==> flow/design.v <==
module PWM_duty_cycle (
    input clk,            
    input rst,            
    input pwm_in,         
    output reg [7:0] duty_cycle   
);
    reg [15:0] high_count, total_count;   
    reg pwm_prev;        
    reg update_flag;     
    reg first_period;    
    always @(posedge clk or posedge rst) begin
        if (rst) begin
            high_count <= 0;
            total_count <= 0;
            duty_cycle <= 0;
            pwm_prev <= 0;
            update_flag <= 0;
            first_period <= 1;   
        end else begin
            total_count <= total_count + 1;
            if (pwm_in) high_count <= high_count + 1;
            if (pwm_prev && ~pwm_in) begin
                if (!first_period && total_count > 0) begin
                    duty_cycle <= (high_count * 100) / total_count;   
                end
                first_period <= 0;   
                high_count <= 0;
                total_count <= 0;
            end
            pwm_prev <= pwm_in;   
        end
    end
endmodule
Hand-over note for PWM_duty_cycle

## From RTL to reports: PWM_duty_cycle

Module PWM_duty_cycle before and after one edit of its RTL, step after step.
"unedited" refers to lines of the RTL above, "edited" to lines of the edited file.
"change": "edited" minus "unedited" as printed here.
Library cell names are shortened.
Not given: --

- Top module: PWM_duty_cycle
- Clock: clk
- Library: sky130hd
- Timing corner: tt_025C_1v80

## Edit of the RTL

The edit as a unified diff against the file above.
This change comes from a script, not from a designer. The edited design behaves differently; no optimisation was intended.

```diff
@@ -21,5 +21,5 @@
             if (pwm_in) high_count <= high_count + 1;
             if (pwm_prev && ~pwm_in) begin
-                if (!first_period && total_count > 0) begin
+                if (!first_period && (total_count == 0)) begin
                     duty_cycle <= (high_count * 100) / total_count;   
                 end
```

## Elaborated design

Counts by Yosys on the flattened word-level netlist (proc, flatten, opt, wreduce; memories kept). Register bits leave out memories and registers merged into their read ports (data or address). Print and check cells are left out. Cells with the same type and inputs are merged into one.

Operators by class:

| item | unedited | edited | change |
|---|---|---|---|
| bitwise operators | 1 | 1 | 0 |
| order comparisons | 1 | 0 | -1 |
| reductions and logical operators | 5 | 6 | +1 |
| multiplexer cells | 3 | 3 | 0 |
| multipliers | 1 | 1 | 0 |
| $add $sub $neg | 2 | 2 | 0 |
| divide/modulo/power cells | 1 | 1 | 0 |

Operator list:

| operator | unedited | edited | change |
|---|---|---|---|
| > comparator 16 x 1 -> 1 bit with constant B | 1 | 0 | -1 |
| zero test 16 bit | 0 | 1 | +1 |

Unchanged operator kinds not shown: 9.

Bit counts:

| item | unedited | edited | change |
|---|---|---|---|
| word-level cells | 19 | 19 | 0 |
| output and inout port bits | 8 | 8 | 0 |
| bits in registers | 42 | 42 | 0 |
| input port bits | 3 | 3 | 0 |

## Logic depth

Yosys ltp: most cells in a row. Word level: on the elaborated netlist, between registers, memories and ports. Mapped: between sequential cells and ports; inverters and the memories' decode and read muxes count.

Depth:

| item | unedited | edited | change |
|---|---|---|---|
| word-level depth | 3 | 3 | 0 |
| ABC_AREA | 0 | 0 | -- |
| gate-level depth with buffers | 619 | 609 | -10 |
| gate-level depth less buffers | 549 | 548 | -1 |

## Synthesis result

Yosys stat after the flow's synthesis: flattened, memories mapped to cells. It holds for the ABC_AREA given above (unset counts as 0); a run with the other value may have another netlist.

Mapped netlist:

| item | unedited | edited | change |
|---|---|---|---|
| buffer cells | 175 | 171 | -4 |
| mapped flip-flops | 42 | 42 | 0 |
| area of sequential cells (µm²) | 1052.3 | 1052.3 | 0.0 |
| cells in the netlist | 5606 | 5517 | -89 |
| synthesis area (µm²) | 40039.7 | 38296.7 | -1743.0 |

Cells by type:

| cell | unedited | edited | change |
|---|---|---|---|
| o21ai_0 | 320 | 280 | -40 |
| a21o_1 | 223 | 251 | +28 |
| inv_1 | 199 | 227 | +28 |
| o21ai_1 | 14 | 42 | +28 |
| a21oi_1 | 573 | 599 | +26 |
| nor4_1 | 63 | 37 | -26 |
| and3_1 | 45 | 69 | +24 |
| a31oi_1 | 45 | 67 | +22 |
| a211oi_1 | 29 | 50 | +21 |
| buf_4 | 16 | 37 | +21 |
| nor3_1 | 174 | 154 | -20 |
| clkbuf_8 | 23 | 4 | -19 |
| nor2_1 | 594 | 577 | -17 |
| a21oi_2 | 23 | 6 | -17 |
| or3_1 | 37 | 53 | +16 |
| mux2_2 | 115 | 101 | -14 |
| o21bai_1 | 41 | 54 | +13 |
| a21o_2 | 18 | 5 | -13 |

Unchanged cell types not shown: 27.
Not every row of either side is listed.

## Timing after synthesis

Source: OpenSTA report_checks on the synthesized netlist (no wires, ideal clock, input and output delay 20% of the period each), path of least setup slack; recovery checks are left aside. Register names are those of the netlist, which keeps one name where synthesis merged equal registers.

Timing after synthesis:

| item | unedited | edited | change |
|---|---|---|---|
| path kind | reg-to-reg | reg-to-reg | -- |
| from | register high_count[2] | register high_count[2] | -- |
| to | register duty_cycle[0] | register duty_cycle[0] | -- |
| path delay (ps) | 100694 | 102000 | +1306 |
| stages | 598 | 576 | -22 |
| data required time (ps) | 109849 | 109856 | +7 |
| library setup time (ps) | 151 | 144 | -7 |
| buffers on the path | 69 | 63 | -6 |
| launch time at the first pin (ps) | 0 | 0 | 0 |
| clock period (ps) | 110000 | 110000 | 0 |
| setup slack (ps) | 9306 | 8001 | -1305 |
| data arrival time (ps) | 100543 | 101856 | +1313 |
| synthesis period reached (ps) | 100694 | 101999 | +1305 |

"path delay" is the arrival time less input delay plus setup time.
"stages": output pins that drive a net of the path, with the launching flip-flop's if there is one; two outputs of one cell count as two.
"synthesis period reached" = period - worst setup slack (recovery checks aside). The figure is calculated, with input and output delays left at 20% of the set period.
Between the ends stands the longest chain of elaborated cells between them, by number of cells; it is not shown to be the way that was timed. Of several equally long chains one is given.
Each line given opens the expression or statement behind the cell; cells for indexed reads and writes are added by Yosys, which also makes memories of some case tables.
At most two assigning lines are given for a register; there are more.

Between the ends, after synthesis, unedited:
- Cell sequence: dfrtp_1 -> clkbuf_1 -> inv_1 -> ha_1 -> ha_1 -> ha_1 -> inv_1 -> fa_1 -> nand2b_1 -> a21bo_4 -> a21oi_1 -> xnor2_1 -> and4_2 -> nand3_1 -> or4_1 -> a32oi_1 -> nor2_1 -> ha_1 -> (+562 left out) -> nand3_1 -> nand4b_2 -> buf_2 -> buf_2 -> nor2_1 -> a21oi_1 -> ha_1 -> a21o_1 -> a21o_1 -> a21oi_1 -> nand2_1 -> nand2_1 -> a21oi_1 -> nor4_1 -> nand3_1 -> a211o_1 -> a2111oi_1 -> a41oi_1
- Length of the longest elaborated chain: 2
- Elaborated cells on any way between the ends: 2
- Source lines of those cells: 1
- Those cells by class: mul (1); div (1)

Ends and longest elaborated chain, after synthesis, unedited:

| item | RTL line | RTL |
|---|---|---|
| start: declaration | 7 | `reg [15:0] high_count, total_count;` |
| start: assignment | 13 | `high_count <= 0;` |
| start: assignment | 21 | `if (pwm_in) high_count <= high_count + 1;` |
| multiplier 16 x 5 -> 21 bit | 24 | `duty_cycle <= (high_count * 100) / total_count;` |
| divider 32 x 16 -> 32 bit | 24 |  |
| end: assignment | 15 | `duty_cycle <= 0;` |
| end: assignment | 24 |  |
| end: declaration | 5 | `output reg [7:0] duty_cycle` |

Between the ends, after synthesis, edited:
- Cell sequence: dfrtp_1 -> clkinv_1 -> ha_1 -> ha_1 -> ha_1 -> inv_1 -> fa_1 -> nand2b_1 -> a21oi_1 -> xnor2_1 -> o2111ai_1 -> a211oi_2 -> nand4_1 -> o21ai_1 -> nand2_4 -> nand4b_1 -> nor2_1 -> ha_1 -> (+540 left out) -> buf_4 -> buf_4 -> a21oi_1 -> ha_1 -> a21o_1 -> a21oi_1 -> nor2b_1 -> o21ai_0 -> nand2b_1 -> a21oi_1 -> nor2b_1 -> o21ai_0 -> nor4bb_1 -> nand4_1 -> a211oi_1 -> o2111ai_1 -> a2111oi_1 -> a41oi_1
- Length of the longest elaborated chain: 2
- Elaborated cells on any way between the ends: 2
- Source lines of those cells: 1
- Those cells by class: mul (1); div (1)

Ends and longest elaborated chain, after synthesis, edited:

| item | RTL line | RTL |
|---|---|---|
| start: declaration | 7 | `reg [15:0] high_count, total_count;` |
| start: assignment | 13 | `high_count <= 0;` |
| start: assignment | 21 | `if (pwm_in) high_count <= high_count + 1;` |
| multiplier 16 x 5 -> 21 bit | 24 | `duty_cycle <= (high_count * 100) / total_count;` |
| divider 32 x 16 -> 32 bit | 24 |  |
| end: assignment | 15 | `duty_cycle <= 0;` |
| end: assignment | 24 |  |
| end: declaration | 5 | `output reg [7:0] duty_cycle` |

## Worst path after layout

From the final timing report of the runs of set A: the path of least setup slack in the routed layout; clock arrival at registers is part of the times.
The report prints the path's times to 10 ps; the period is as set.

Timing after layout:

| item | unedited | edited | change |
|---|---|---|---|
| path kind | reg-to-reg | reg-to-reg | -- |
| from | register high_count[11] | register high_count[2] | -- |
| to | register duty_cycle[0] | register duty_cycle[0] | -- |
| launch time at the first pin (ps) | 300 | 300 | 0 |
| buffers on the path | 11 | 19 | +8 |
| library setup time (ps) | 140 | 130 | -10 |
| clock period (ps) | 104000 | 104000 | 0 |
| stages | 543 | 524 | -19 |
| data arrival time (ps) | 96900 | 96680 | -220 |
| data required time (ps) | 104160 | 104170 | +10 |
| setup slack (ps) | 7260 | 7490 | +230 |

Between the ends stands the longest chain of elaborated cells between them, by number of cells; it is not shown to be the way that was timed. Of several equally long chains one is given.
At most two assigning lines are given for a register; there are more.

Between the ends, after layout, unedited:
- Cell sequence: dfrtp_1 -> ha_1 -> ha_1 -> inv_1 -> fa_1 -> inv_1 -> ha_1 -> a21oi_2 -> nand2b_1 -> or4_1 -> o32ai_2 -> o211ai_2 -> buf_4 -> nor3_4 -> a32oi_2 -> xnor2_2 -> inv_1 -> buf_4 -> (+507 left out) -> a21oi_2 -> nand3_1 -> nor3_2 -> nand3_1 -> nand4b_4 -> buf_4 -> nor2_1 -> a21oi_1 -> ha_1 -> a21o_1 -> a21o_1 -> a21oi_1 -> o21ai_0 -> nor4_1 -> nand3_1 -> a211o_1 -> a2111oi_1 -> a41oi_1
- Length of the longest elaborated chain: 2
- Elaborated cells on any way between the ends: 2
- Source lines of those cells: 1
- Those cells by class: mul (1); div (1)

Ends and longest elaborated chain, after layout, unedited:

| item | RTL line | RTL |
|---|---|---|
| start: declaration | 7 | `reg [15:0] high_count, total_count;` |
| start: assignment | 13 | `high_count <= 0;` |
| start: assignment | 21 | `if (pwm_in) high_count <= high_count + 1;` |
| multiplier 16 x 5 -> 21 bit | 24 | `duty_cycle <= (high_count * 100) / total_count;` |
| divider 32 x 16 -> 32 bit | 24 |  |
| end: assignment | 15 | `duty_cycle <= 0;` |
| end: assignment | 24 |  |
| end: declaration | 5 | `output reg [7:0] duty_cycle` |

Between the ends, after layout, edited:
- Cell sequence: dfrtp_4 -> ha_1 -> ha_1 -> fa_1 -> ha_2 -> o211ai_1 -> o21a_1 -> xnor2_2 -> or4_4 -> nor3_4 -> nand3_4 -> or3_4 -> nand2_4 -> nor2_1 -> ha_1 -> a21oi_2 -> or2b_2 -> nor2_4 -> (+488 left out) -> buf_6 -> nor2_1 -> a21oi_1 -> ha_1 -> a21o_1 -> a21oi_1 -> nor2b_1 -> o21ai_0 -> nand2b_1 -> a21oi_1 -> nor2b_1 -> o21ai_0 -> nor4bb_4 -> nand4_1 -> a211oi_1 -> o2111ai_1 -> a2111oi_1 -> a41oi_1
- Length of the longest elaborated chain: 2
- Elaborated cells on any way between the ends: 2
- Source lines of those cells: 1
- Those cells by class: mul (1); div (1)

Ends and longest elaborated chain, after layout, edited:

| item | RTL line | RTL |
|---|---|---|
| start: declaration | 7 | `reg [15:0] high_count, total_count;` |
| start: assignment | 13 | `high_count <= 0;` |
| start: assignment | 21 | `if (pwm_in) high_count <= high_count + 1;` |
| multiplier 16 x 5 -> 21 bit | 24 | `duty_cycle <= (high_count * 100) / total_count;` |
| divider 32 x 16 -> 32 bit | 24 |  |
| end: assignment | 15 | `duty_cycle <= 0;` |
| end: assignment | 24 |  |
| end: declaration | 5 | `output reg [7:0] duty_cycle` |

## Measured runs

Runs of the flow (Yosys, OpenROAD) on both versions; the two runs of a pair have the same settings. The constraints put input and output delay at 20% of the set period each and load the outputs with 0.01 pF.

Flow settings, set A:
- CORE_UTILIZATION: 40
- period_ns: 104.0
- CAP_MARGIN: 20
- CORE_MARGIN: 2
- SLEW_MARGIN: 20

Measured results, set A:

| item | unedited | edited | change |
|---|---|---|---|
| summed negative setup slack (ps) | 0 | 0 | 0 |
| die footprint (µm²) | 102647.0 | 98232.1 | -4414.9 |
| setup slack of the worst path (ps) | 7261 | 7487 | +226 |
| post-layout utilization | 0.428 | 0.438 | +0.010 |
| worst hold slack in the final report (ps) | 492 | 503 | +11 |
| achieved period (ps) | 96739 | 96513 | -226 |
| standard-cell area of the final layout (µm²) | 42667.2 | 41589.9 | -1077.3 |
| area of the synthesized netlist (µm²) | 40039.7 | 38296.7 | -1743.0 |

Flow settings, set B:
- CELL_PAD_IN_SITES_DETAIL_PLACEMENT: 1
- CELL_PAD_IN_SITES_GLOBAL_PLACEMENT: 0
- CORE_UTILIZATION: 24
- CTS_CLUSTER_SIZE: 43
- MIN_ROUTING_LAYER: met2
- PLACE_DENSITY_LB_ADDON: 0.09
- SETUP_SLACK_MARGIN: 0.82
- period_ns: 62.0
- CAP_MARGIN: 20
- CORE_MARGIN: 2
- SLEW_MARGIN: 20

Measured results, set B:

| item | unedited | edited | change |
|---|---|---|---|
| summed negative setup slack (ps) | -114192 | -112772 | +1420 |
| die footprint (µm²) | 170115.0 | 162780.0 | -7335.0 |
| setup slack of the worst path (ps) | -25625 | -26161 | -536 |
| post-layout utilization | 0.425 | 0.441 | +0.016 |
| worst hold slack in the final report (ps) | 498 | 501 | +3 |
| achieved period (ps) | 87624 | 88161 | +537 |
| standard-cell area of the final layout (µm²) | 70347.5 | 69842.0 | -505.5 |
| area of the synthesized netlist (µm²) | 40039.7 | 38296.7 | -1743.0 |

"achieved period" = clock period - worst setup slack. The figure is calculated, with input and output delays left at 20% of the set period.

End of note.
